==> flow/design.v <==
module cordic #(
    parameter data_width = 16,
    parameter iterations = 15
    )(
    input clk,
    input reset_n,
    input logic signed [data_width-1:0] angle,
    input logic signed [data_width-1:0] x_i,
    input logic signed [data_width-1:0] y_i,
    output logic signed [data_width-1:0] cos,
    output logic signed [data_width-1:0] sin,
    input valid_in,
    output logic valid_out
    );
    logic signed [data_width-1:0] atan_table [0:iterations-1];
    assign atan_table[0]  = 'd12867;   
    assign atan_table[1]  = 'd7596;    
    assign atan_table[2]  = 'd4013;    
    assign atan_table[3]  = 'd2037;    
    assign atan_table[4]  = 'd1021;    
    assign atan_table[5]  = 'd511;     
    assign atan_table[6]  = 'd256;     
    assign atan_table[7]  = 'd128;     
    assign atan_table[8]  = 'd64;      
    assign atan_table[9]  = 'd32;      
    assign atan_table[10] = 'd16;      
    assign atan_table[11] = 'd8;       
    assign atan_table[12] = 'd4;       
    assign atan_table[13] = 'd2;       
    assign atan_table[14] = 'd1;       
    logic signed [data_width-1:0] x [0:iterations], y [0:iterations], z [0:iterations];
    logic [$clog2(iterations)-1:0] iteration;
    logic valid_pipe [0:iterations];
    always_ff @(posedge clk or negedge reset_n) begin
        if (!reset_n) begin
            x[0] <= 0;
            y[0] <= 0;
            z[0] <= 0;
            valid_pipe[0] <= 0;
        end else if (valid_in) begin
            case (angle[15:14])
                2'b00: begin
                    x[0] <= x_i;
                    y[0] <= y_i;
                    z[0] <= angle;
                end
                2'b01: begin
                    x[0] <= -y_i;
                    y[0] <= x_i;
                    z[0] <= {2'b00, angle[13:0]};
                end
                2'b10: begin
                    x[0] <= -x_i;
                    y[0] <= -y_i;
                    z[0] <= {2'b11, angle[13:0]};
                end
                2'b11: begin
                    x[0] <= y_i;
                    y[0] <= -x_i;
                    z[0] <= -angle;
                end
            endcase
            valid_pipe[0] <= 1;
        end else begin
            valid_pipe[0] <= 0;
        end
    end
    genvar i;
    generate
        for (i = 0; i < iterations; i = i + 1) begin : cordic_pipeline
            always_ff @(posedge clk or negedge reset_n) begin
                if (!reset_n) begin
                    x[i+1] <= 0;
                    y[i+1] <= 0;
                    z[i+1] <= 0;
                    valid_pipe[i+1] <= 0;
                end else if (valid_pipe[i]) begin
                    if (z[i] < 0) begin
                        x[i+1] <= x[i] + (y[i] >>> i);
                        y[i+1] <= y[i] - (x[i] >>> i);
                        z[i+1] <= z[i] + atan_table[i];
                    end else begin
                        x[i+1] <= x[i] - (y[i] >>> i);
                        y[i+1] <= y[i] + (x[i] >>> i);
                        z[i+1] <= z[i] - atan_table[i];
                    end
                    valid_pipe[i+1] <= 1;
                end else begin
                    valid_pipe[i+1] <= 0;
                end
            end
        end
    endgenerate
    assign cos = x[iterations];
    assign sin = y[iterations];
    assign valid_out = valid_pipe[iterations];
endmodule
Lab notebook: cordic

==> From RTL to reports: cordic <==
Module cordic before and after one edit of its RTL, step after step.
Lines under "orig" count in the file above, lines under "edited" in the edited file.
"change" is "edited" less "orig", of the values as shown; "change_rel_pct" is that difference over "orig", in percent.
Library cell names are shortened.
{ "inputs": {"design": "cordic", "clock": "clk", "cell_library": "sky130hd", "lib_corner": "tt_025C_1v80"} }

==> Diff <==
Unified diff, file above to edited file.
The edited RTL no longer does the same as the RTL above: the edit was made by script, with no optimisation intended.
begin of diff
@@ -76,5 +76,5 @@
                     valid_pipe[i+1] <= 0;
                 end else if (valid_pipe[i]) begin
-                    if (z[i] < 0) begin
+                    if (z[i] >= 0) begin
                         x[i+1] <= x[i] + (y[i] >>> i);
                         y[i+1] <= y[i] - (x[i] >>> i);
end of diff

==> Word level <==
Source: Yosys, flattened and elaborated. Widths are those after wreduce. Registers that Yosys merges into a memory's read port (data or address) are not register bits. Print and check cells do not count. Equal cells are merged and count once.
{ "classes": {"columns": ["element", "orig", "edited", "change", "change_rel_pct"], "rows": [
  ["add_sub_neg", 90, 90, 0, 0.00],
  ["compare", 15, 15, 0, 0.00],
  ["n_eq", 3, 3, 0, 0.00],
  ["muxes", 63, 63, 0, 0.00],
  ["reduce_logical", 1, 1, 0, 0.00]
]} }
{ "op_table": {"columns": ["cell", "orig", "edited", "change", "change_rel_pct"], "rows": [
  ["< comparator 16 x 1 -> 1 bit (second input constant)", 15, 0, -15, -100.00],
  [">= comparator 16 x 1 -> 1 bit (second input constant)", 0, 15, 15, null]
]} }
Unchanged operator kinds not shown: 63.
{ "bits": {"columns": ["element", "orig", "edited", "change", "change_rel_pct"], "rows": [
  ["register_bits", 768, 768, 0, 0.00],
  ["in_bits", 51, 51, 0, 0.00],
  ["elab_cells", 235, 235, 0, 0.00]
]} }

==> Logic depth <==
Yosys ltp: most cells in a row. Word level: on the elaborated netlist, between registers, memories and ports. Mapped: between sequential cells and ports; inverters and the memories' decode and read muxes count.
{ "logic_depth": {"columns": ["element", "orig", "edited", "change", "change_rel_pct"], "rows": [
  ["ltp_word", 2, 2, 0, 0.00],
  ["ABC_AREA", "0", "0", null, null],
  ["depth_mapped", 16, 21, 5, 31.25]
]} }

==> After synthesis <==
Source: synth_stat.txt of the flow (Yosys; design flattened, memories mapped). It holds for the ABC_AREA given above (unset counts as 0); a run with the other value may have another netlist.
{ "synth_totals": {"columns": ["element", "orig", "edited", "change", "change_rel_pct"], "rows": [
  ["stdcells", 6641, 6974, 333, 5.01],
  ["area_um2", 60919.7, 62268.5, 1348.8, 2.21],
  ["sequential_area_um2", 18617.9, 18818.0, 200.1, 1.07],
  ["ffs", 744, 752, 8, 1.08]
]} }
{ "by_type": {"columns": ["type", "orig", "edited", "change", "change_rel_pct"], "rows": [
  ["nor3_1", 129, 255, 126, 97.67],
  ["nand2_1", 372, 474, 102, 27.42],
  ["a21oi_1", 654, 559, -95, -14.53],
  ["o21ai_0", 423, 330, -93, -21.99],
  ["inv_1", 350, 430, 80, 22.86],
  ["nand3_1", 89, 154, 65, 73.03],
  ["or3_1", 34, 92, 58, 170.59],
  ["ha_1", 711, 670, -41, -5.77],
  ["clkbuf_1", 146, 184, 38, 26.03],
  ["a21o_1", 208, 176, -32, -15.38],
  ["mux2_2", 411, 380, -31, -7.54],
  ["xor2_1", 230, 200, -30, -13.04],
  ["o21bai_1", 77, 47, -30, -38.96],
  ["nor4_1", 25, 55, 30, 120.00],
  ["o31ai_1", 50, 79, 29, 58.00],
  ["o2111ai_1", 7, 34, 27, 385.71],
  ["and3_1", 23, 46, 23, 100.00],
  ["o2bb2ai_1", 3, 25, 22, 733.33]
]} }
Unchanged cell types not shown: 13.
The list need not be complete.

==> Timing after synthesis <==
OpenSTA on the mapped netlist: ideal clock, no wires. The path of least setup slack (recovery checks aside). Input and output delay are each 20% of the period. Register names are those of the netlist, which keeps one name where synthesis merged equal registers.
{ "synth_timing": {"columns": ["element", "orig", "edited", "change", "change_rel_pct"], "rows": [
  ["kind", "register -> register", "register -> register", null, null],
  ["from", "register z[2][15]", "register z[2][15]", null, null],
  ["to", "register y[3][13]", "register y[3][15]", null, null],
  ["tclk_ns", 4.0, 4.0, 0.0, 0.00],
  ["setup_ns", 0.125, 0.070, -0.055, null],
  ["launch_ns", 0.000, 0.000, 0.000, null],
  ["arrival_ns", 3.248, 4.208, 0.960, 29.56],
  ["required_time_ns", 3.875, 3.930, 0.055, 1.42],
  ["path_slack_ns", 0.627, -0.278, -0.905, null],
  ["delay_ns", 3.373, 4.278, 0.905, 26.83],
  ["stages", 12, 21, 9, 75.00],
  ["path_buffers", 2, 3, 1, 50.00],
  ["synth_period_reached_ns", 3.373, 4.278, 0.905, 26.83]
]} }
"delay_ns" is the arrival time less input delay plus setup time.
"stages": output pins that drive a net of the path, with the launching flip-flop's if there is one; two outputs of one cell count as two.
"synth_period_reached_ns" is the clock period less the worst setup slack; recovery checks do not enter. This is arithmetic on one report: input and output delays are still those of the set period (20% each).
Between the ends stands the longest chain of elaborated cells between them, by number of cells; it is not shown to be the way that was timed. Of several equally long chains one is given.
A line is the first line of the expression or statement that the cell stems from. Yosys adds cells for indexed reads and writes and turns some case tables into memories.
At most two assigning lines are given for a register; there are more.
{ "synth_between_orig": {"path_cell_list": "dfrtp_1 clkbuf_1 clkbuf_1 mux2i_1 ha_1 nor2b_1 o31ai_1 a211oi_1 or3_1 a41oi_1 xnor2_1 mux2_2", "elab_chain_len": 2, "cone_cells": 2, "classes_between": "compare: 1; mux: 1"} }
{ "synth_lines_orig": {"columns": ["element", "line_no", "rtl"], "rows": [
  ["from (decl)", 31, "logic signed [data_width-1:0] x [0:iterations], y [0:iterations], z [0:iterations];"],
  ["from (assign)", 81, "z[i+1] <= z[i] + atan_table[i];"],
  ["from (assign)", 85, "z[i+1] <= z[i] - atan_table[i];"],
  ["< comparator 16 x 1 -> 1 bit", 78, "if (z[i] < 0) begin"],
  ["two-way mux 16 bit", 78, null],
  ["to (assign)", 80, "y[i+1] <= y[i] - (x[i] >>> i);"],
  ["to (assign)", 84, "y[i+1] <= y[i] + (x[i] >>> i);"],
  ["to (decl)", 31, null]
]} }
{ "synth_between_edited": {"path_cell_list": "dfrtp_1 inv_1 ha_1 nor4b_1 nand4_1 and2_1 clkbuf_1 inv_1 clkbuf_1 buf_1 nor2_1 xnor2_1 ha_1 o21ai_0 a21boi_0 o211ai_1 a21oi_1 o311ai_0 o21ai_0 a2111oi_0 nand3b_1", "elab_chain_len": 2, "cone_cells": 2, "classes_between": "compare: 1; mux: 1"} }
{ "synth_lines_edited": {"columns": ["element", "line_no", "rtl"], "rows": [
  ["from (decl)", 31, "logic signed [data_width-1:0] x [0:iterations], y [0:iterations], z [0:iterations];"],
  ["from (assign)", 81, "z[i+1] <= z[i] + atan_table[i];"],
  ["from (assign)", 85, "z[i+1] <= z[i] - atan_table[i];"],
  [">= comparator 16 x 1 -> 1 bit", 78, "if (z[i] >= 0) begin"],
  ["two-way mux 16 bit", 78, null],
  ["to (assign)", 80, "y[i+1] <= y[i] - (x[i] >>> i);"],
  ["to (assign)", 84, "y[i+1] <= y[i] + (x[i] >>> i);"],
  ["to (decl)", 31, null]
]} }

==> Worst path after layout <==
From the final timing report of each run of pair A: the path of least setup slack in the routed layout; clock arrival at registers is part of the times.
{ "layout_timing": {"columns": ["element", "orig", "edited", "change", "change_rel_pct"], "rows": [
  ["kind", "register -> register", "register -> register", null, null],
  ["from", "register z[1][15]", "register z[9][15]", null, null],
  ["to", "register z[2][15]", "register y[10][13]", null, null],
  ["tclk_ns", 3.8, 3.8, 0.0, 0.00],
  ["setup_ns", 0.20, 0.11, -0.09, null],
  ["launch_ns", 0.71, 0.69, -0.02, -2.82],
  ["arrival_ns", 4.14, 4.36, 0.22, 5.31],
  ["required_time_ns", 4.29, 4.39, 0.10, 2.33],
  ["path_slack_ns", 0.16, 0.04, -0.12, null],
  ["stages", 11, 20, 9, 81.82],
  ["path_buffers", 1, 0, -1, -100.00]
]} }
Between the ends stands the longest chain of elaborated cells between them, by number of cells; it is not shown to be the way that was timed. Of several equally long chains one is given.
At most two assigning lines are given for a register; there are more.
{ "layout_between_orig": {"path_cell_list": "dfrtp_1 inv_1 buf_4 ha_1 a21oi_1 o21ai_0 a21o_1 a311oi_1 o21bai_1 and2_1 o21ai_0", "elab_chain_len": 2, "cone_cells": 4, "classes_between": "add/sub: 2; compare: 1; mux: 1"} }
{ "layout_lines_orig": {"columns": ["element", "line_no", "rtl"], "rows": [
  ["from (decl)", 31, "logic signed [data_width-1:0] x [0:iterations], y [0:iterations], z [0:iterations];"],
  ["from (assign)", 81, "z[i+1] <= z[i] + atan_table[i];"],
  ["from (assign)", 85, "z[i+1] <= z[i] - atan_table[i];"],
  ["subtractor 16 x 14 -> 16 bit", 85, null],
  ["two-way mux 16 bit", 78, "if (z[i] < 0) begin"],
  ["to (assign)", 81, null],
  ["to (assign)", 85, null],
  ["to (decl)", 31, null]
]} }
{ "layout_between_edited": {"path_cell_list": "dfrtp_1 inv_2 ha_4 nor4b_4 nand4_1 nand2_2 inv_4 nor2_2 a21o_1 inv_2 ha_4 nor2b_4 o21a_1 o21a_1 o41a_1 a211o_1 a31o_2 a21oi_2 xnor2_1 mux2_4", "elab_chain_len": 2, "cone_cells": 2, "classes_between": "compare: 1; mux: 1"} }
{ "layout_lines_edited": {"columns": ["element", "line_no", "rtl"], "rows": [
  ["from (decl)", 31, "logic signed [data_width-1:0] x [0:iterations], y [0:iterations], z [0:iterations];"],
  ["from (assign)", 81, "z[i+1] <= z[i] + atan_table[i];"],
  ["from (assign)", 85, "z[i+1] <= z[i] - atan_table[i];"],
  [">= comparator 16 x 1 -> 1 bit", 78, "if (z[i] >= 0) begin"],
  ["two-way mux 16 bit", 78, null],
  ["to (assign)", 80, "y[i+1] <= y[i] - (x[i] >>> i);"],
  ["to (assign)", 84, "y[i+1] <= y[i] + (x[i] >>> i);"],
  ["to (decl)", 31, null]
]} }

==> Layout results <==
Runs of the flow (Yosys, OpenROAD) on both versions; the two runs of a pair have the same settings. The constraints put input and output delay at 20% of the set period each and load the outputs with 0.01 pF.
{ "flow_settings_pair_A": {"CORE_UTILIZATION": 40, "period_ns": 3.8, "CAP_MARGIN": 20, "CORE_MARGIN": 2, "SLEW_MARGIN": 20} }
{ "results_pair_A": {"columns": ["element", "orig", "edited", "change", "change_rel_pct"], "rows": [
  ["synthesis_area_um2", 60919.7, 62268.5, 1348.8, 2.21],
  ["die_um2", 155437.0, 158842.0, 3405.0, 2.19],
  ["finalCellArea_um2", 67723.7, 75502.4, 7778.7, 11.49],
  ["fin_ws_ns", 0.156, 0.036, -0.120, null]
]} }
{ "flow_settings_pair_B": {"CELL_PAD_IN_SITES_GLOBAL_PLACEMENT": 1, "CORE_UTILIZATION": 31, "CTS_CLUSTER_DIAMETER": 44, "GPL_TIMING_DRIVEN": 1, "HOLD_SLACK_MARGIN": -0.04, "MAX_ROUTING_LAYER": "met5", "SETUP_SLACK_MARGIN": -0.19, "TNS_END_PERCENT": 50, "period_ns": 2.45, "CAP_MARGIN": 20, "CORE_MARGIN": 2, "SLEW_MARGIN": 20} }
{ "results_pair_B": {"columns": ["element", "orig", "edited", "change", "change_rel_pct"], "rows": [
  ["synthesis_area_um2", 60919.7, 62268.5, 1348.8, 2.21],
  ["die_um2", 200077.0, 204467.0, 4390.0, 2.19],
  ["finalCellArea_um2", 94735.9, 96234.8, 1498.9, 1.58],
  ["fin_ws_ns", -0.861, -1.210, -0.349, null],
  ["timing.hold.ws_ns", 0.054, 0.169, 0.115, null]
]} }
